==> flow/design.v <==
`timescale 1ns / 1ps
module processor(clk,rst,ld,kernel,o_img_re,o_img_addr,i_img_data,
                 o_out_we,o_out_addr,o_out_data,o_complete);
input clk,rst,ld;
input [143:0] kernel;
output o_img_re;
output [16:0] o_img_addr;
input [7:0] i_img_data;
output o_out_we;
output [15:0] o_out_addr;
output [7:0] o_out_data;
output o_complete;
wire pc_ctrl_sig;
wire [31:0] new_pc,o_pc,o_instr;
wire [36:0] WB_DATA;
wire wb_en;
wire [2:0] o_ctrl_alu;
wire o_bse,o_rd_ctrl,o_en;
wire [5:0] o_funct;
wire [4:0] o_shift_amt;
wire [31:0] o_a,o_b,o_b_ex,o_se,o_aluout_ex,o_mem_data,o_aluout_mem;
wire [4:0] o_rd,o_rd_ex,o_rd_mem;
wire [2:0] o_ctrl_mux,o_ctrl_mux_ex;
wire complete;
assign o_complete = complete;
IF    instruction_fetch(clk,rst,ld,kernel,new_pc,pc_ctrl_sig,o_pc,o_instr,complete);
ID    instruction_decode(clk,rst,ld,wb_en,WB_DATA[36:32],WB_DATA[31:0],o_pc,o_instr,o_ctrl_alu,o_bse,o_funct,o_shift_amt,o_a,o_b,o_se,o_rd,o_ctrl_mux,new_pc,pc_ctrl_sig);
EX    execute(clk,rst,ld,o_ctrl_alu,o_bse,o_funct,o_shift_amt,o_a,o_b,o_se,o_rd,o_ctrl_mux,o_ctrl_mux_ex,o_aluout_ex,o_b_ex,o_rd_ex);
ME    memory (clk,rst,ld,o_ctrl_mux_ex,o_aluout_ex,o_rd_ex,o_img_re,o_img_addr,i_img_data,o_rd_ctrl,o_en,o_mem_data,o_aluout_mem,o_rd_mem);
MW    mem_write(o_ctrl_mux_ex,o_aluout_ex,o_b_ex,complete,o_out_we,o_out_addr,o_out_data);
WB    wirte_back(o_rd_ctrl,o_en,o_mem_data,o_aluout_mem,o_rd_mem,WB_DATA,wb_en);
endmodule
`timescale 1ns / 1ps
module p_c(clk,rst,ld,run,ppc,npc);
input clk,rst,ld,run;
input [31:0] ppc;
output reg [31:0] npc;
always @(posedge clk) begin
        if(rst | ld)
            npc <= 0;
        else if(run)
            npc <= ppc;
end
endmodule
module IRAM(mul_1,mul_2,mul_3,mul_4,mul_5,mul_6,mul_7,mul_8,mul_9,pc,instr);
input [15:0] mul_1,mul_2,mul_3,mul_4,mul_5,mul_6,mul_7,mul_8,mul_9;
input [31:0] pc;
output reg [31:0] instr;
localparam AAD   = 6'b000001,
           AADI  = 6'b000010,
           MULI  = 6'b000011,
           SUBI  = 6'b000100,
           BEQ   = 6'b000101,
           JUMP  = 6'b000110,
           STORE = 6'b000111,
           LOAD  = 6'b001000,
           NOOP  = 6'b001001;
localparam REG_0  = 5'b00000,
           REG_1  = 5'b00001,
           REG_2  = 5'b00010,
           REG_3  = 5'b00011,
           REG_4  = 5'b00100,
           REG_5  = 5'b00101,
           REG_6  = 5'b00110,
           REG_7  = 5'b00111,
           REG_8  = 5'b01000,
           REG_9  = 5'b01001,
           REG_10 = 5'b01010,
           REG_11 = 5'b01011,
           REG_12 = 5'b01100,
           REG_13 = 5'b01101,
           REG_14 = 5'b01110,
           REG_15 = 5'b01111,
           REG_16 = 5'b10000,
           REG_17 = 5'b10001,
           REG_18 = 5'b10010,
           REG_19 = 5'b10011,
           REG_20 = 5'b10100,
           REG_21 = 5'b10101,
           REG_22 = 5'b10110,
           REG_23 = 5'b10111,
           REG_24 = 5'b11000,
           REG_25 = 5'b11001,
           REG_26 = 5'b11010,
           REG_27 = 5'b11011,
           REG_28 = 5'b11100,
           REG_29 = 5'b11101,
           REG_30 = 5'b11110,
           REG_31 = 5'b11111;
always @(*) begin
            instr = {NOOP,REG_0 ,REG_0 ,16'b0000_0000_0000_0000};
            case (pc[31:2])
                0 : instr = {AADI,REG_0,REG_1,16'b0000_0000_0000_0000};      
                1 : instr = {AADI,REG_0,REG_2,16'b0000_0000_0000_0000};      
                2 : instr = {AADI,REG_0,REG_3,16'b0000_0000_0000_0000};      
                3 : instr = {AADI,REG_0,REG_4,16'b0000_0000_0000_0000};      
                4 : instr = {AADI,REG_0,REG_5,16'b0000_0000_0000_0000};      
                5 : instr = {AADI,REG_0,REG_6,16'b0000_0000_0000_0000};      
                6 : instr = {AADI,REG_0,REG_7,16'b0000_0000_0000_0000};      
                7 : instr = {AADI,REG_0,REG_8,16'b0000_0000_0000_0000};      
                8 : instr = {AADI,REG_0,REG_9,16'b0000_0000_0000_0000};      
                9 : instr = {AADI,REG_0,REG_10,16'b0000_0000_0000_0000};      
               10 : instr = {AADI,REG_0,REG_25,16'b0000_0000_0000_0000};      
               11 : instr = {AADI,REG_0,REG_26,16'b0000_0001_0000_0000};      
               12 : instr = {AADI,REG_0,REG_27,16'b0000_0000_0000_0000};      
               13 : instr = {AADI,REG_0,REG_28,16'b0000_0000_0000_0000};      
               14 : instr = {AADI,REG_0,REG_29,16'b0000_0000_0000_0000};      
               15 : instr = {AADI,REG_0,REG_30,16'b0000_0000_0000_0000};      
               16 : instr = {AADI,REG_0,REG_31,16'b0000_0000_0000_0000};      
               17 : instr = {NOOP,REG_0 ,REG_0 ,16'b0000_0000_0000_0000};      
               18 : instr = {NOOP,REG_0 ,REG_0 ,16'b0000_0000_0000_0000};      
               19 : instr = {NOOP,REG_0 ,REG_0 ,16'b0000_0000_0000_0000};      
               20 : instr = {NOOP,REG_0 ,REG_0 ,16'b0000_0000_0000_0000};      
               21 : instr = {NOOP,REG_0 ,REG_0 ,16'b0000_0000_0000_0000};      
               22 : instr = {MULI,REG_30,REG_29,16'b0000_0001_0000_0010};      
               23 : instr = {NOOP,REG_0 ,REG_0 ,16'b0000_0000_0000_0000};      
               24 : instr = {NOOP,REG_0 ,REG_0 ,16'b0000_0000_0000_0000};      
               25 : instr = {NOOP,REG_0 ,REG_0 ,16'b0000_0000_0000_0000};      
               26 : instr = {NOOP,REG_0 ,REG_0 ,16'b0000_0000_0000_0000};      
               27 : instr = {NOOP,REG_0 ,REG_0 ,16'b0000_0000_0000_0000};      
               28 : instr = {AAD ,REG_29,REG_31,REG_29,5'b00000,6'b000000};    
               29 : instr = {NOOP,REG_0 ,REG_0 ,16'b0000_0000_0000_0000};      
               30 : instr = {NOOP,REG_0 ,REG_0 ,16'b0000_0000_0000_0000};      
               31 : instr = {NOOP,REG_0 ,REG_0 ,16'b0000_0000_0000_0000};      
               32 : instr = {NOOP,REG_0 ,REG_0 ,16'b0000_0000_0000_0000};      
               33 : instr = {NOOP,REG_0 ,REG_0 ,16'b0000_0000_0000_0000};      
               34 : instr = {AADI,REG_29,REG_28,16'b0000_0001_0000_0010};      
               35 : instr = {AADI,REG_29,REG_27,16'b0000_0010_0000_0100};      
               36 : instr = {LOAD,REG_29,REG_1,16'b0000_0000_0000_0000};       
               37 : instr = {LOAD,REG_29,REG_2,16'b0000_0000_0000_0001};       
               38 : instr = {LOAD,REG_29,REG_3,16'b0000_0000_0000_0010};       
               39 : instr = {LOAD,REG_28,REG_4,16'b0000_0000_0000_0000};       
               40 : instr = {LOAD,REG_28,REG_5,16'b0000_0000_0000_0001};       
               41 : instr = {LOAD,REG_28,REG_6,16'b0000_0000_0000_0010};       
               42 : instr = {LOAD,REG_27,REG_7,16'b0000_0000_0000_0000};       
               43 : instr = {LOAD,REG_27,REG_8,16'b0000_0000_0000_0001};       
               44 : instr = {LOAD,REG_27,REG_9,16'b0000_0000_0000_0010};       
               45 : instr = {MULI,REG_1 ,REG_1,mul_1};                         
               46 : instr = {MULI,REG_2 ,REG_2,mul_2};                         
               47 : instr = {MULI,REG_3 ,REG_3,mul_3};                         
               48 : instr = {MULI,REG_4 ,REG_4,mul_4};                         
               49 : instr = {MULI,REG_5 ,REG_5,mul_5};                         
               50 : instr = {MULI,REG_6 ,REG_6,mul_6};                         
               51 : instr = {MULI,REG_7 ,REG_7,mul_7};                         
               52 : instr = {MULI,REG_8 ,REG_8,mul_8};                         
               53 : instr = {MULI,REG_9 ,REG_9,mul_9};                         
               54 : instr = {AAD ,REG_1 ,REG_2 ,REG_2 ,5'b00000,6'b000000};    
               55 : instr = {AAD ,REG_3 ,REG_4 ,REG_4 ,5'b00000,6'b000000};    
               56 : instr = {AAD ,REG_5 ,REG_6 ,REG_6 ,5'b00000,6'b000000};    
               57 : instr = {AAD ,REG_7 ,REG_8 ,REG_8 ,5'b00000,6'b000000};    
               58 : instr = {NOOP,REG_0 ,REG_0 ,16'b0000_0000_0000_0000};      
               59 : instr = {AAD ,REG_2 ,REG_9 ,REG_2 ,5'b00000,6'b000000};    
               60 : instr = {AAD ,REG_4 ,REG_6 ,REG_4 ,5'b00000,6'b000000};    
               61 : instr = {NOOP,REG_0 ,REG_0 ,16'b0000_0000_0000_0000};      
               62 : instr = {NOOP,REG_0 ,REG_0 ,16'b0000_0000_0000_0000};      
               63 : instr = {NOOP,REG_0 ,REG_0 ,16'b0000_0000_0000_0000};      
               64 : instr = {AAD ,REG_2 ,REG_8 ,REG_2 ,5'b00000,6'b000000};    
               65 : instr = {NOOP,REG_0 ,REG_0 ,16'b0000_0000_0000_0000};      
               66 : instr = {NOOP,REG_0 ,REG_0 ,16'b0000_0000_0000_0000};      
               67 : instr = {NOOP,REG_0 ,REG_0 ,16'b0000_0000_0000_0000};      
               68 : instr = {NOOP,REG_0 ,REG_0 ,16'b0000_0000_0000_0000};      
               69 : instr = {AAD ,REG_4 ,REG_2 ,REG_10 ,5'b00000,6'b000000};    
               70 : instr = {AADI ,REG_31 ,REG_31,16'b0000_0000_0000_0001};    
               71 : instr = {NOOP,REG_0 ,REG_0 ,16'b0000_0000_0000_0000};      
               72 : instr = {NOOP,REG_0 ,REG_0 ,16'b0000_0000_0000_0000};      
               73 : instr = {NOOP,REG_0 ,REG_0 ,16'b0000_0000_0000_0000};      
               74 : instr = {STORE,REG_25,REG_10 ,16'b0000_0000_0000_0000};    
               75 : instr = {AADI ,REG_25 ,REG_25,16'b0000_0000_0000_0001};    
               76 : instr = {BEQ  ,REG_31 ,REG_26,16'b0000_0000_0000_0011};    
               77 : instr = {NOOP,REG_0 ,REG_0 ,16'b0000_0000_0000_0000};      
               78 : instr = {NOOP,REG_0 ,REG_0 ,16'b0000_0000_0000_0000};      
               79 : instr = {JUMP , 26'b00_0000_0000_0000_0000_0001_0101};  
               80 : instr = {NOOP,REG_0 ,REG_0 ,16'b0000_0000_0000_0000};      
               81 : instr = {AADI ,REG_0 ,REG_31 ,16'b0000_0000_0000_0000};    
               82 : instr = {AADI ,REG_30 ,REG_30,16'b0000_0000_0000_0001};    
               83 : instr = {NOOP,REG_0 ,REG_0 ,16'b0000_0000_0000_0000};      
               84 : instr = {NOOP,REG_0 ,REG_0 ,16'b0000_0000_0000_0000};      
               85 : instr = {NOOP,REG_0 ,REG_0 ,16'b0000_0000_0000_0000};      
               86 : instr = {NOOP,REG_0 ,REG_0 ,16'b0000_0000_0000_0000};      
               87 : instr = {BEQ  ,REG_30 ,REG_26,16'b0000_0000_0000_0011};    
               88 : instr = {NOOP,REG_0 ,REG_0 ,16'b0000_0000_0000_0000};      
               89 : instr = {JUMP , 26'b00_0000_0000_0000_0000_0001_0101};  
               90 : instr = {NOOP,REG_0 ,REG_0 ,16'b0000_0000_0000_0000};      
               91 : instr = {NOOP,REG_0 ,REG_0 ,16'b0000_0000_0000_0000};      
               default : instr = {NOOP,REG_0 ,REG_0 ,16'b0000_0000_0000_0000};
            endcase
end
endmodule
module inc_pc(ppc,npc);
input  [31:0] ppc;
output [31:0] npc;
assign npc = ppc + 4;
endmodule
module if_mux(c_sig,inc_pc,jump_addr,pc);
input c_sig;
input [31:0] inc_pc;
input [31:0] jump_addr;
output reg [31:0] pc;
always @(*) begin
       case(c_sig)
             0 : pc = inc_pc;
             1 : pc = jump_addr;
             default : pc = inc_pc;
       endcase
end
endmodule
module IF(clk,rst,ld,kernel,new_pc,pc_ctrl_sig,o_pc,o_instr,comp);
input clk,rst,ld;
input [143:0] kernel;
input [31:0] new_pc;
input pc_ctrl_sig;
output reg [31:0] o_pc,o_instr;
output comp;
localparam NOOP_INSTR = {6'b001001,26'b0};
wire [31:0] ppc,npc,incre_pc;
wire [31:0] instr;
reg complete;
reg run;
reg [15:0] k1,k2,k3,k4,k5,k6,k7,k8,k9;
assign comp = complete;
always @(posedge clk) begin
      if(ld) begin
          k1 <= kernel[15:0];
          k2 <= kernel[31:16];
          k3 <= kernel[47:32];
          k4 <= kernel[63:48];
          k5 <= kernel[79:64];
          k6 <= kernel[95:80];
          k7 <= kernel[111:96];
          k8 <= kernel[127:112];
          k9 <= kernel[143:128];
      end
end
wire at_end = (npc[31:2] == 92);
always @(posedge clk) begin
      if(rst) begin
          run <= 0;
          complete <= 0;
      end
      else if(ld) begin
          run <= 1;
          complete <= 0;
      end
      else if(run & at_end) begin
          run <= 0;
          complete <= 1;
      end
end
p_c    pc(clk,rst,ld,run & ~at_end,ppc,npc);
IRAM   iram(k1,k2,k3,k4,k5,k6,k7,k8,k9,npc,instr);
inc_pc increment_pc(npc,incre_pc);
if_mux IF_mucx(pc_ctrl_sig,incre_pc,new_pc,ppc);
always @(posedge clk) begin
      if(rst | ld) begin
          o_pc <= 0;
          o_instr <= NOOP_INSTR;
      end
      else begin
          o_pc <= incre_pc;
          o_instr <= (run & ~at_end) ? instr : NOOP_INSTR;
      end
end
endmodule
`timescale 1ns / 1ps
module control_unit(opcode,c_sig);
input [5:0] opcode;
output reg [10:0]c_sig;
always @(*) begin
       case(opcode)
           1 : c_sig = 11'b0_0_0_0_0_000_0_0_1;  
           2 : c_sig = 11'b0_1_0_0_1_001_0_0_1;  
           3 : c_sig = 11'b0_1_0_0_1_010_0_0_1;  
           4 : c_sig = 11'b0_1_0_0_1_011_0_0_1;  
           5 : c_sig = 11'b1_0_1_0_0_111_0_0_0;  
           6 : c_sig = 11'b1_0_0_1_0_111_0_0_0;  
           7 : c_sig = 11'b0_1_0_0_1_001_0_1_0;  
           8 : c_sig = 11'b0_1_0_0_1_001_1_0_1;  
           default : c_sig = 11'b0_0_0_0_0_111_0_0_0;  
       endcase
end
endmodule
module sign_extend(in_1,out);
input [15:0] in_1;
output reg [31:0] out;
wire s_bit = in_1[15];
always @(*) begin
       out = {s_bit,{16{1'b0}},in_1[14:0]};
end
endmodule
module branch_npc_add(in_1,in_2,out);
input [31:0] in_1,in_2;
output reg [31:0] out;
always @(*) begin
     if(in_1[31] == in_2[31]) begin
           out[30:0] =   in_1[30:0] + in_2[30:0];
           out[31] = in_1[31];
     end
     else begin
          if(in_1[30:0] > in_2[30:0]) begin
                out[30:0] =   in_1[30:0] - in_2[30:0];
                out[31] = in_1[31];
          end
          else begin
                out[30:0] =   in_2[30:0] - in_1[30:0];
                out[31] = in_2[31];
          end
     end
end
endmodule
module regbank(clk,rs,rt,we,rd,i_data,a,b,comp_sig);
input clk;
input [4:0] rs,rt,rd;
input we;
input [31:0] i_data;
output reg [31:0] a,b;
output comp_sig;
reg [31:0] regs [0:31];
function exists;
input [4:0] n;
begin
      exists = (n >= 1 && n <= 10) || (n >= 25);
end
endfunction
always @(posedge clk) begin
      if(we && exists(rd))
            regs[rd] <= i_data;
end
always @(*) begin
      if(!exists(rs))
            a = 0;
      else if(we && rd == rs)
            a = i_data;
      else
            a = regs[rs];
      if(!exists(rt))
            b = 0;
      else if(we && rd == rt)
            b = i_data;
      else
            b = regs[rt];
end
assign comp_sig = (a == b);
endmodule
module ID(clk,rst,ld,i_we,i_rd,wb,i_pc,i_instr,o_ctrl_alu,o_bse,o_funct,o_shift_amt,o_a,o_b,o_se,o_rd,o_ctrl_mux,new_pc,pc_ctrl_sig);
input clk,rst,ld;
input i_we;
input [4:0]  i_rd;
input [31:0] wb;
input [31:0] i_pc,i_instr;
output reg [2:0] o_ctrl_alu;
output reg o_bse;
output reg [5:0] o_funct;
output reg [4:0] o_shift_amt;
output reg [31:0] o_a,o_b,o_se;
output reg [4:0] o_rd;
output reg [2:0] o_ctrl_mux;
output [31:0] new_pc;
output pc_ctrl_sig;
wire [10:0] c_sig;
wire [31:0] a,b,se,npc_se,npc_branch;
wire [4:0] rd;
wire comp_sig;
control_unit      cu(i_instr[31:26],c_sig);
regbank           reg_bank(clk,i_instr[25:21],i_instr[20:16],i_we,i_rd,wb,a,b,comp_sig);
sign_extend       sig_ext(i_instr[15:0],se);
assign rd = c_sig[9] ?  i_instr[20:16] : i_instr[15:11];
branch_npc_add bna({i_instr[15],{14{1'b0}},i_instr[14:0],2'b00},i_pc[31:0],npc_se);
assign npc_branch = (c_sig[8]&comp_sig) ? npc_se : i_pc[31:0];
assign new_pc = c_sig[7] ? {i_pc[31:28],i_instr[25:0],2'b00} : npc_branch;
assign pc_ctrl_sig = c_sig[10];
always @(posedge clk) begin
    o_ctrl_alu <= c_sig[5:3];
    o_bse <= c_sig[6];
    o_funct <= i_instr[5:0];
    o_shift_amt <= i_instr[10:6];
    o_a <= a;
    o_b <= b;
    o_se <= se;
    o_rd <= rd;
    if(rst | ld)
        o_ctrl_mux <= 3'b000;
    else
        o_ctrl_mux <= {c_sig[2],c_sig[1],c_sig[0]};
end
endmodule
`timescale 1ns / 1ps
module ctrl_alu(c_sig,i_func,i_shift_amt,func,shift_amt);
input [2:0]c_sig;
input [5:0] i_func;
input [4:0] i_shift_amt;
output reg [5:0] func;
output reg [4:0] shift_amt;
always @(*) begin
     shift_amt = i_shift_amt;
     case(c_sig)
          0 : func = i_func;       
          1 : func = 6'b0;         
          2 : func = 6'b000011;    
          3 : func = 6'b000001;    
          default : func = 6'b0;
     endcase
end
endmodule
module alu(func,shiftamt,a,b,o_data);
input [5:0] func;
input [4:0] shiftamt;
input [31:0] a,b;
output reg [31:0] o_data;
always @(*) begin
              o_data = 0;
              case(func)
                   0 : begin
                        if(a[31] == b[31]) begin
                             o_data[30:0] =   a[30:0] + b[30:0];
                             o_data[31] = a[31];
                        end
                       else begin
                            if(a[30:0] > b[30:0]) begin
                                  o_data[30:0] =   a[30:0] - b[30:0];
                                  o_data[31] =     a[31];
                            end
                       else begin
                                  o_data[30:0] =   b[30:0] - a[30:0];
                                  o_data[31] = b[31];
                       end
                  end
                   end
                   1 : o_data = a - b;
                   3 : begin
                         o_data[31]  = a[31]^b[31];
                         o_data[30:0]= a[30:0] * b[30:0];
                   end
                   4 : o_data = b >> shiftamt;
                   5 : o_data = b << shiftamt;
                   6 : o_data = a >> shiftamt;
                   7 : o_data = a << shiftamt;
                   default : o_data = 0;
              endcase
end
endmodule
module EX(clk,rst,ld,i_c_sig,i_bse,i_funct,i_shift_amt,i_a,i_b,i_se,i_rd,i_ctrl_mux,o_ctrl_mux,o_aluout,o_b,o_rd);
input clk,rst,ld;
input [2:0] i_c_sig;
input i_bse;
input [5:0] i_funct;
input [4:0] i_shift_amt;
input [31:0] i_a,i_b,i_se;
input [4:0] i_rd;
input [2:0] i_ctrl_mux;
output reg [2:0]  o_ctrl_mux;
output reg [31:0] o_aluout,o_b;
output reg [4:0]  o_rd;
wire [5:0] func;
wire [4:0] shift_amt;
wire [31:0] b_se,aluout;
ctrl_alu control_alu(i_c_sig,i_funct,i_shift_amt,func,shift_amt);
alu      ALU(func,shift_amt,i_a,b_se,aluout);
assign b_se = i_bse ? i_se : i_b;
always @(posedge clk) begin
      o_aluout   <= aluout;
      o_b        <= i_b;
      o_rd       <= i_rd;
      if(rst | ld)
            o_ctrl_mux <= 3'b000;
      else
            o_ctrl_mux <= i_ctrl_mux;
end
endmodule
`timescale 1ns / 1ps
module ME(clk,rst,ld,i_ctrl_mux_ex,i_aluout_ex,i_rd_ex,o_img_re,o_img_addr,i_img_data,o_rd_ctrl,o_en,o_mem_data,o_aluout_mem,o_rd_mem);
input clk,rst,ld;
input [2:0]  i_ctrl_mux_ex;
input [31:0] i_aluout_ex;
input [4:0]  i_rd_ex;
output o_img_re;
output [16:0] o_img_addr;
input [7:0] i_img_data;
output reg o_rd_ctrl,o_en;
output reg [31:0] o_mem_data,o_aluout_mem;
output reg [4:0] o_rd_mem;
assign o_img_re   = (i_ctrl_mux_ex[2:1] == 2);
assign o_img_addr = i_aluout_ex[16:0];
always @(posedge clk) begin
       o_rd_ctrl <= i_ctrl_mux_ex[2];
       if(rst | ld)
             o_en <= 1'b0;
       else
             o_en <= i_ctrl_mux_ex[0];
       o_mem_data <= {24'b0,i_img_data};
       o_aluout_mem <= i_aluout_ex;
       o_rd_mem <= i_rd_ex;
end
endmodule
module MW(i_ctrl_mux_ex,i_aluout_ex,i_b_ex,complete,o_we,o_addr,o_data);
input [2:0]  i_ctrl_mux_ex;
input [31:0] i_aluout_ex,i_b_ex;
input complete;
output o_we;
output [15:0] o_addr;
output reg [7:0] o_data;
assign o_we   = (i_ctrl_mux_ex[2:1] == 1) & ~complete;
assign o_addr = i_aluout_ex[15:0];
always @(*) begin
          if(i_b_ex[31] == 1)
              o_data = 8'b00000000;
          else if(i_b_ex >= 255)
              o_data = 8'b11111111;
          else
              o_data = i_b_ex[7:0];
end
endmodule
`timescale 1ns / 1ps
module WB(i_rd_ctrl,i_en,i_mem_data,i_aluout_mem,i_rd_mem,WB_DATA,o_we);
input i_rd_ctrl,i_en;
input [31:0] i_mem_data,i_aluout_mem;
input [4:0] i_rd_mem;
output [36:0] WB_DATA;
output o_we;
wire [31:0] data = i_rd_ctrl ? i_mem_data : i_aluout_mem;
assign WB_DATA = {i_rd_mem,data};
assign o_we = i_en;
endmodule
Tool chain data of processor
Tool output for the design above, in the order of the flow.
Line numbers count from 1 in the design file above.
Operators carry their Yosys type and port widths (W data, S select, Z words).
Cell names lack the library's common part.
{ "setup": {"top_module": "processor", "clock_port": "clk", "cell_library": "sky130hd", "corner": "tt_025C_1v80"} }

Word-level counts
Yosys after proc, flatten, opt, wreduce and memory -nomap, before mapping. Print and check cells are not counted. Equal cells are merged and count once.
Memory sizes are those after Yosys's memory passes, which may raise the word count (mostly to a power of two), join words into wider ones and drop unused or constant bits.
{ "op_classes": {"logic": 11, "mux": 33, "add_sub_neg": 8, "multipliers": 1, "shifts": 4, "n_div": 0, "compare": 12, "reduce_and_logical": 19, "n_eq": 71} }
{ "op_table": {"columns": ["cell", "n"], "rows": [
  ["$pmux W30 S54", 1],
  ["$mul A31 B31 Y31", 1],
  ["$eq A30 B6 Y1 const B", 26],
  ["$eq A30 B7 Y1 const B", 12],
  ["$mux W32", 9],
  ["$eq A30 B4 Y1 const B", 8],
  ["$pmux W31 S7", 1],
  ["$mux W31", 4],
  ["$eq A30 B3 Y1 const B", 4],
  ["$eq A30 B5 Y1 const B", 3],
  ["$shl A32 B5 Y32", 2],
  ["$shr A32 B5 Y32", 2],
  ["$pmux W32 S2", 1],
  ["$sub A31 B31 Y31", 2],
  ["$eq A30 B2 Y1 const B", 2],
  ["$add A32 B3 Y32 const B", 1],
  ["$sub A32 B32 Y32", 1],
  ["$eq A32 B32 Y1", 1],
  ["$ge A32 B8 Y1 const B", 1],
  ["$add A17 B31 Y31", 1],
  ["$sub A17 B31 Y31", 1],
  ["$gt A17 B31 Y1", 1],
  ["$sub A31 B17 Y31", 1],
  ["$add A31 B31 Y31", 1],
  ["$gt A31 B31 Y1", 1],
  ["$eq A30 B1 Y1 const B", 1],
  ["$logic_not A30 Y1", 1],
  ["$eq A6 B3 Y1 const B", 4]
]} }
Not listed: further kinds 28, cells in them 65.
{ "word_totals": {"mem_bits_ro": 176, "register_bits": 464, "latchBits": 0, "clocked_rd_ports_x_width": 75, "input_bits": 155, "mem_bits_rw": 1024, "n_memories": 2} }
{ "mem_list": {"columns": ["memory", "size", "word_bits", "rd", "wr", "line_no", "rtl"], "rows": [
  ["instruction_decode.reg_bank.regs", 32, 32, 2, 1, 317, "reg [31:0] regs [0:31];"],
  ["(no name shown)", 16, 11, 1, 0, 269, "case(opcode)"]
]} }

Depth
Depth = most cells in a row (Yosys ltp): at word level without a register or memory, in the mapped netlist without a sequential cell, where the memories' decode and read muxes count.
{ "depth": {"ltp_word": 9, "ABC_AREA": 0, "depth_mapped": 30, "depth_no_buf": 27} }

Mapped cells and area
The flow's flattened synthesis, as Yosys stat reports it; memories are mapped. The netlist is that of the ABC_AREA named above (0 if unset); the other value can give another one.
Totals and module areas in this step are rounded.
{ "mapped": {"n_buf": 507, "cell_count": 7279, "sequential_area_um2": 40600, "yosys_area_um2": 89300, "ff_cells": 1457} }
{ "by_type": {"columns": ["cell", "n"], "rows": [
  ["edfxtp_1", 1144],
  ["mux4_2", 457],
  ["fa_1", 385],
  ["dfxtp_1", 313],
  ["mux2i_1", 366],
  ["ha_1", 262],
  ["nor2_1", 591],
  ["nand2_1", 546],
  ["inv_1", 492],
  ["a21oi_1", 286],
  ["xnor2_1", 161],
  ["o21ai_0", 233],
  ["clkbuf_1", 291],
  ["a22oi_1", 103],
  ["o22ai_1", 98],
  ["nor2b_1", 97],
  ["buf_4", 74],
  ["nor3_1", 106]
]} }
Other cell types: 84; their cells: 1274.
The figures by module come from a second, unflattened synthesis with its own total; it is not the netlist above.
{ "unflattened": {"hier_cells": 7813, "hier_area_um2": 95700} }
Each row is one instance without its submodules.
{ "modules": {"columns": ["module", "mod_area_um2", "n_cells", "instances", "seq_area_um2"], "rows": [
  ["regbank", 47800, 2539, 1, 30700],
  ["alu", 23500, 2963, 1, 0.0],
  ["IF", 6240, 300, 1, 5650],
  ["branch_npc_add", 5080, 762, 1, 0.0],
  ["ID", 3450, 263, 1, 2380],
  ["IRAM", 2540, 393, 1, 0.0],
  ["EX", 2010, 111, 1, 1440],
  ["ME", 1270, 91, 1, 941],
  ["p_c", 1160, 105, 1, 641],
  ["WB", 589, 42, 1, 0.0],
  ["inc_pc", 581, 83, 1, 0.0],
  ["if_mux", 544, 36, 1, 0.0],
  ["MW", 305, 45, 1, 0.0],
  ["control_unit", 245, 32, 1, 0.0]
]} }
Modules not listed: 3.

Path before layout
OpenSTA on the mapped netlist: ideal clock, no wires. The path of least setup slack (recovery checks aside). Input and output delay are each 20% of the period. Register names are those of the netlist, which keeps one name where synthesis merged equal registers.
{ "synth_timing": {"path_kind": "flip-flop to flip-flop", "startpoint": "register instruction_decode.o_bse", "endpoint": "register execute.o_aluout[30]", "t_arrival_ns": 7.657, "stages": 30, "setup_time_ns": 0.141, "period_ns": 11.0, "path_slack_ns": 3.202, "path_buffers": 3, "delay_ns": 7.798, "period_less_setup_slack_ns": 7.798} }
"delay_ns" = arrival - input delay + setup time.
"stages": output pins that drive a net of the path, with the launching flip-flop's if there is one; two outputs of one cell count as two.
"period_less_setup_slack_ns" = period - worst setup slack (recovery checks aside). The figure is calculated, with input and output delays left at 20% of the set period.
Between the ends stands the longest chain of elaborated cells between them, by number of cells; it is not shown to be the way that was timed. Of several equally long chains one is given.
A line is the first line of the expression or statement that the cell stems from. Yosys adds cells for indexed reads and writes and turns some case tables into memories.
{ "synth_between": {"path_cell_list": "dfxtp_1 -> buf_1 -> mux2_2 -> clkbuf_1 -> buf_1 -> ha_1 -> inv_1 -> fa_1 -> inv_1 -> fa_1 -> fa_1 -> inv_1 -> fa_1 -> inv_1 -> fa_1 -> inv_1 -> fa_1 -> inv_1 -> fa_1 -> fa_1 -> ha_1 -> a21o_1 -> a21o_1 -> a21oi_1 -> nor3b_1 -> a211oi_1 -> nand2b_1 -> a221oi_1 -> xnor2_1 -> o221ai_1", "elab_chain_len": 5, "cone_cells": 13, "cone_lines": 11, "cone_classes": "add/sub: 4; mul: 1; compare: 1; eq/ne: 1; shift: 2; mux: 4"} }
{ "synth_rtl": {"columns": ["element", "line_no", "rtl"], "rows": [
  ["start, declared", 351, "output reg o_bse;"],
  ["start, assigned", 373, "o_bse <= c_sig[6];"],
  ["$mux W32", 458, "assign b_se = i_bse ? i_se : i_b;"],
  ["$sub A31 B31 Y31", 423, "o_data[30:0] =   b[30:0] - a[30:0];"],
  ["$mux W31", 418, "if(a[30:0] > b[30:0]) begin"],
  ["$mux W31", 413, "if(a[31] == b[31]) begin"],
  ["$pmux W31 S7", 411, "case(func)"],
  ["end, assigned", 460, "o_aluout   <= aluout;"],
  ["end, declared", 451, "output reg [31:0] o_aluout,o_b;"]
]} }

Timing after layout
From the final timing report of record 2: the path of least setup slack in the routed layout; clock arrival at registers is part of the times.
{ "layout_timing": {"path_kind": "flip-flop to flip-flop", "startpoint": "register instruction_decode.o_bse", "endpoint": "register execute.o_aluout[30]", "path_buffers": 2, "path_slack_ns": 7.21, "t_arrival_ns": 10.05, "setup_time_ns": 0.09, "period_ns": 16.5, "stages": 26} }
Between the ends stands the longest chain of elaborated cells between them, by number of cells; it is not shown to be the way that was timed. Of several equally long chains one is given.
{ "layout_between": {"path_cell_list": "dfxtp_2 -> buf_16 -> mux2i_4 -> buf_4 -> clkinv_1 -> ha_1 -> fa_1 -> fa_1 -> ha_1 -> fa_1 -> ha_1 -> ha_1 -> inv_1 -> fa_1 -> fa_1 -> inv_1 -> ha_1 -> a2111oi_0 -> nor3_1 -> o31a_1 -> o21ai_0 -> a211oi_1 -> nand2b_1 -> a221oi_1 -> xnor2_1 -> o221ai_1", "elab_chain_len": 5, "cone_cells": 13, "cone_lines": 11, "cone_classes": "add/sub: 4; mul: 1; compare: 1; eq/ne: 1; shift: 2; mux: 4"} }
{ "layout_rtl": {"columns": ["element", "line_no", "rtl"], "rows": [
  ["start, declared", 351, "output reg o_bse;"],
  ["start, assigned", 373, "o_bse <= c_sig[6];"],
  ["$mux W32", 458, "assign b_se = i_bse ? i_se : i_b;"],
  ["$sub A31 B31 Y31", 423, "o_data[30:0] =   b[30:0] - a[30:0];"],
  ["$mux W31", 418, "if(a[30:0] > b[30:0]) begin"],
  ["$mux W31", 413, "if(a[31] == b[31]) begin"],
  ["$pmux W31 S7", 411, "case(func)"],
  ["end, assigned", 460, "o_aluout   <= aluout;"],
  ["end, declared", 451, "output reg [31:0] o_aluout,o_b;"]
]} }

Record of 4 stored runs of the RTL-to-layout flow on processor, platform sky130hd. The runs are unordered. Constraints: input delay and output delay 20% of the set period each, output load 0.01 pF.
By "final_power_uw" is meant OpenSTA's value without simulated activity: inputs other than the clock are taken to toggle once in ten clock periods, and the tool carries that through the logic.
The measured numbers are rounded.

Record 1
==> flow/run.sh <==
#!/bin/bash
# the make line also repeats the synthesis and layout settings of config.mk as NAME=value (left out here)
make -C /OpenROAD-flow-scripts/flow DESIGN_CONFIG=/design/flow/config.mk WORK_HOME=/design/flow/orfs CLKGATE_MAP_FILE= finish
==> flow/config.mk <==
export PLATFORM = sky130hd
export DESIGN_NAME = processor
export DESIGN_NICKNAME = processor
export VERILOG_FILES = /design/flow/design.v
export SDC_FILE = /design/flow/constraint.sdc
export NUM_CORES = 4
export LEC_CHECK = 0
export ABC_AREA = 1
export CAP_MARGIN = 15
export CELL_PAD_IN_SITES_DETAIL_PLACEMENT = 2
export CELL_PAD_IN_SITES_GLOBAL_PLACEMENT = 1
export CORE_MARGIN = 2
export CORE_UTILIZATION = 67
export GPL_TIMING_DRIVEN = 1
export MAX_ROUTING_LAYER = met5
export MIN_ROUTING_LAYER = met2
export PLACE_DENSITY_LB_ADDON = 0.17
export SETUP_SLACK_MARGIN = 1.15
export SLEW_MARGIN = 40
export TNS_END_PERCENT = 80
==> flow/constraint.sdc <==
create_clock -name core_clock -period 11.0 [get_ports {clk}]
set_input_delay 2.2000 -clock core_clock [delete_from_list [all_inputs] [get_ports {clk}]]
set_output_delay 2.2000 -clock core_clock [all_outputs]
set_load 0.01 [all_outputs]

==> results of record 1, as JSON <==
{
  "outcome": "no results, placement failed with FLW-0024"
}

Record 2
==> flow/run.sh <==
#!/bin/bash
# the make line also repeats the synthesis and layout settings of config.mk as NAME=value (left out here)
make -C /OpenROAD-flow-scripts/flow DESIGN_CONFIG=/design/flow/config.mk WORK_HOME=/design/flow/orfs CLKGATE_MAP_FILE= finish
==> flow/config.mk <==
export PLATFORM = sky130hd
export DESIGN_NAME = processor
export DESIGN_NICKNAME = processor
export VERILOG_FILES = /design/flow/design.v
export SDC_FILE = /design/flow/constraint.sdc
export NUM_CORES = 4
export LEC_CHECK = 0
export CAP_MARGIN = 35
export CELL_PAD_IN_SITES_DETAIL_PLACEMENT = 1
export CELL_PAD_IN_SITES_GLOBAL_PLACEMENT = 3
export CORE_MARGIN = 10
export CORE_UTILIZATION = 23
export CTS_CLUSTER_DIAMETER = 306
export CTS_CLUSTER_SIZE = 98
export GPL_ROUTABILITY_DRIVEN = 1
export PLACE_DENSITY = 0.9
export SETUP_SLACK_MARGIN = 0.11
export SLEW_MARGIN = 20
==> flow/constraint.sdc <==
create_clock -name core_clock -period 16.5 [get_ports {clk}]
set_input_delay 3.3000 -clock core_clock [delete_from_list [all_inputs] [get_ports {clk}]]
set_output_delay 3.3000 -clock core_clock [all_outputs]
set_load 0.01 [all_outputs]

==> results of record 2, as JSON <==
{
  "tns_setup_ns": 0.000,
  "final_power_uw": 6120,
  "die_footprint_um2": 414000,
  "synth_area_um2": 89300,
  "post_route_stdcell_area_um2": 100000,
  "final_setup_ws_ns": 7.21,
  "hold_worst_slack_ns": 0.334
}

Record 3
==> flow/run.sh <==
#!/bin/bash
# the make line also repeats the synthesis and layout settings of config.mk as NAME=value (left out here)
make -C /OpenROAD-flow-scripts/flow DESIGN_CONFIG=/design/flow/config.mk WORK_HOME=/design/flow/orfs CLKGATE_MAP_FILE= finish
==> flow/config.mk <==
export PLATFORM = sky130hd
export DESIGN_NAME = processor
export DESIGN_NICKNAME = processor
export VERILOG_FILES = /design/flow/design.v
export SDC_FILE = /design/flow/constraint.sdc
export NUM_CORES = 4
export LEC_CHECK = 0
export ABC_AREA = 1
export CAP_MARGIN = 15
export CELL_PAD_IN_SITES_DETAIL_PLACEMENT = 2
export CELL_PAD_IN_SITES_GLOBAL_PLACEMENT = 3
export CORE_MARGIN = 2
export CORE_UTILIZATION = 67
export GPL_TIMING_DRIVEN = 0
export MAX_ROUTING_LAYER = met5
export MIN_ROUTING_LAYER = met2
export PLACE_DENSITY_LB_ADDON = 0.17
export SETUP_SLACK_MARGIN = 0.99
export SLEW_MARGIN = 40
export TNS_END_PERCENT = 80
==> flow/constraint.sdc <==
create_clock -name core_clock -period 11.0 [get_ports {clk}]
set_input_delay 2.2000 -clock core_clock [delete_from_list [all_inputs] [get_ports {clk}]]
set_output_delay 2.2000 -clock core_clock [all_outputs]
set_load 0.01 [all_outputs]

==> results of record 3, as JSON <==
{
  "outcome": "no results, placement failed with FLW-0024"
}

Record 4
==> flow/run.sh <==
#!/bin/bash
# the make line also repeats the synthesis and layout settings of config.mk as NAME=value (left out here)
make -C /OpenROAD-flow-scripts/flow DESIGN_CONFIG=/design/flow/config.mk WORK_HOME=/design/flow/orfs CLKGATE_MAP_FILE= finish
==> flow/config.mk <==
export PLATFORM = sky130hd
export DESIGN_NAME = processor
export DESIGN_NICKNAME = processor
export VERILOG_FILES = /design/flow/design.v
export SDC_FILE = /design/flow/constraint.sdc
export NUM_CORES = 4
export LEC_CHECK = 0
export ABC_AREA = 1
export CAP_MARGIN = 0
export CELL_PAD_IN_SITES_GLOBAL_PLACEMENT = 1
export CORE_MARGIN = 5
export CORE_UTILIZATION = 19
export CTS_CLUSTER_DIAMETER = 310
export CTS_CLUSTER_SIZE = 36
export GPL_ROUTABILITY_DRIVEN = 1
export GPL_TIMING_DRIVEN = 0
export HOLD_SLACK_MARGIN = 0.21
export MAX_ROUTING_LAYER = met4
export MIN_ROUTING_LAYER = met2
export SETUP_SLACK_MARGIN = -0.3
export SLEW_MARGIN = 15
export TNS_END_PERCENT = 60
==> flow/constraint.sdc <==
create_clock -name core_clock -period 7.13 [get_ports {clk}]
set_input_delay 1.4260 -clock core_clock [delete_from_list [all_inputs] [get_ports {clk}]]
set_output_delay 1.4260 -clock core_clock [all_outputs]
set_load 0.01 [all_outputs]

==> results of record 4, as JSON <==
{
  "outcome": "no results, routing failed with GRT-0116"
}
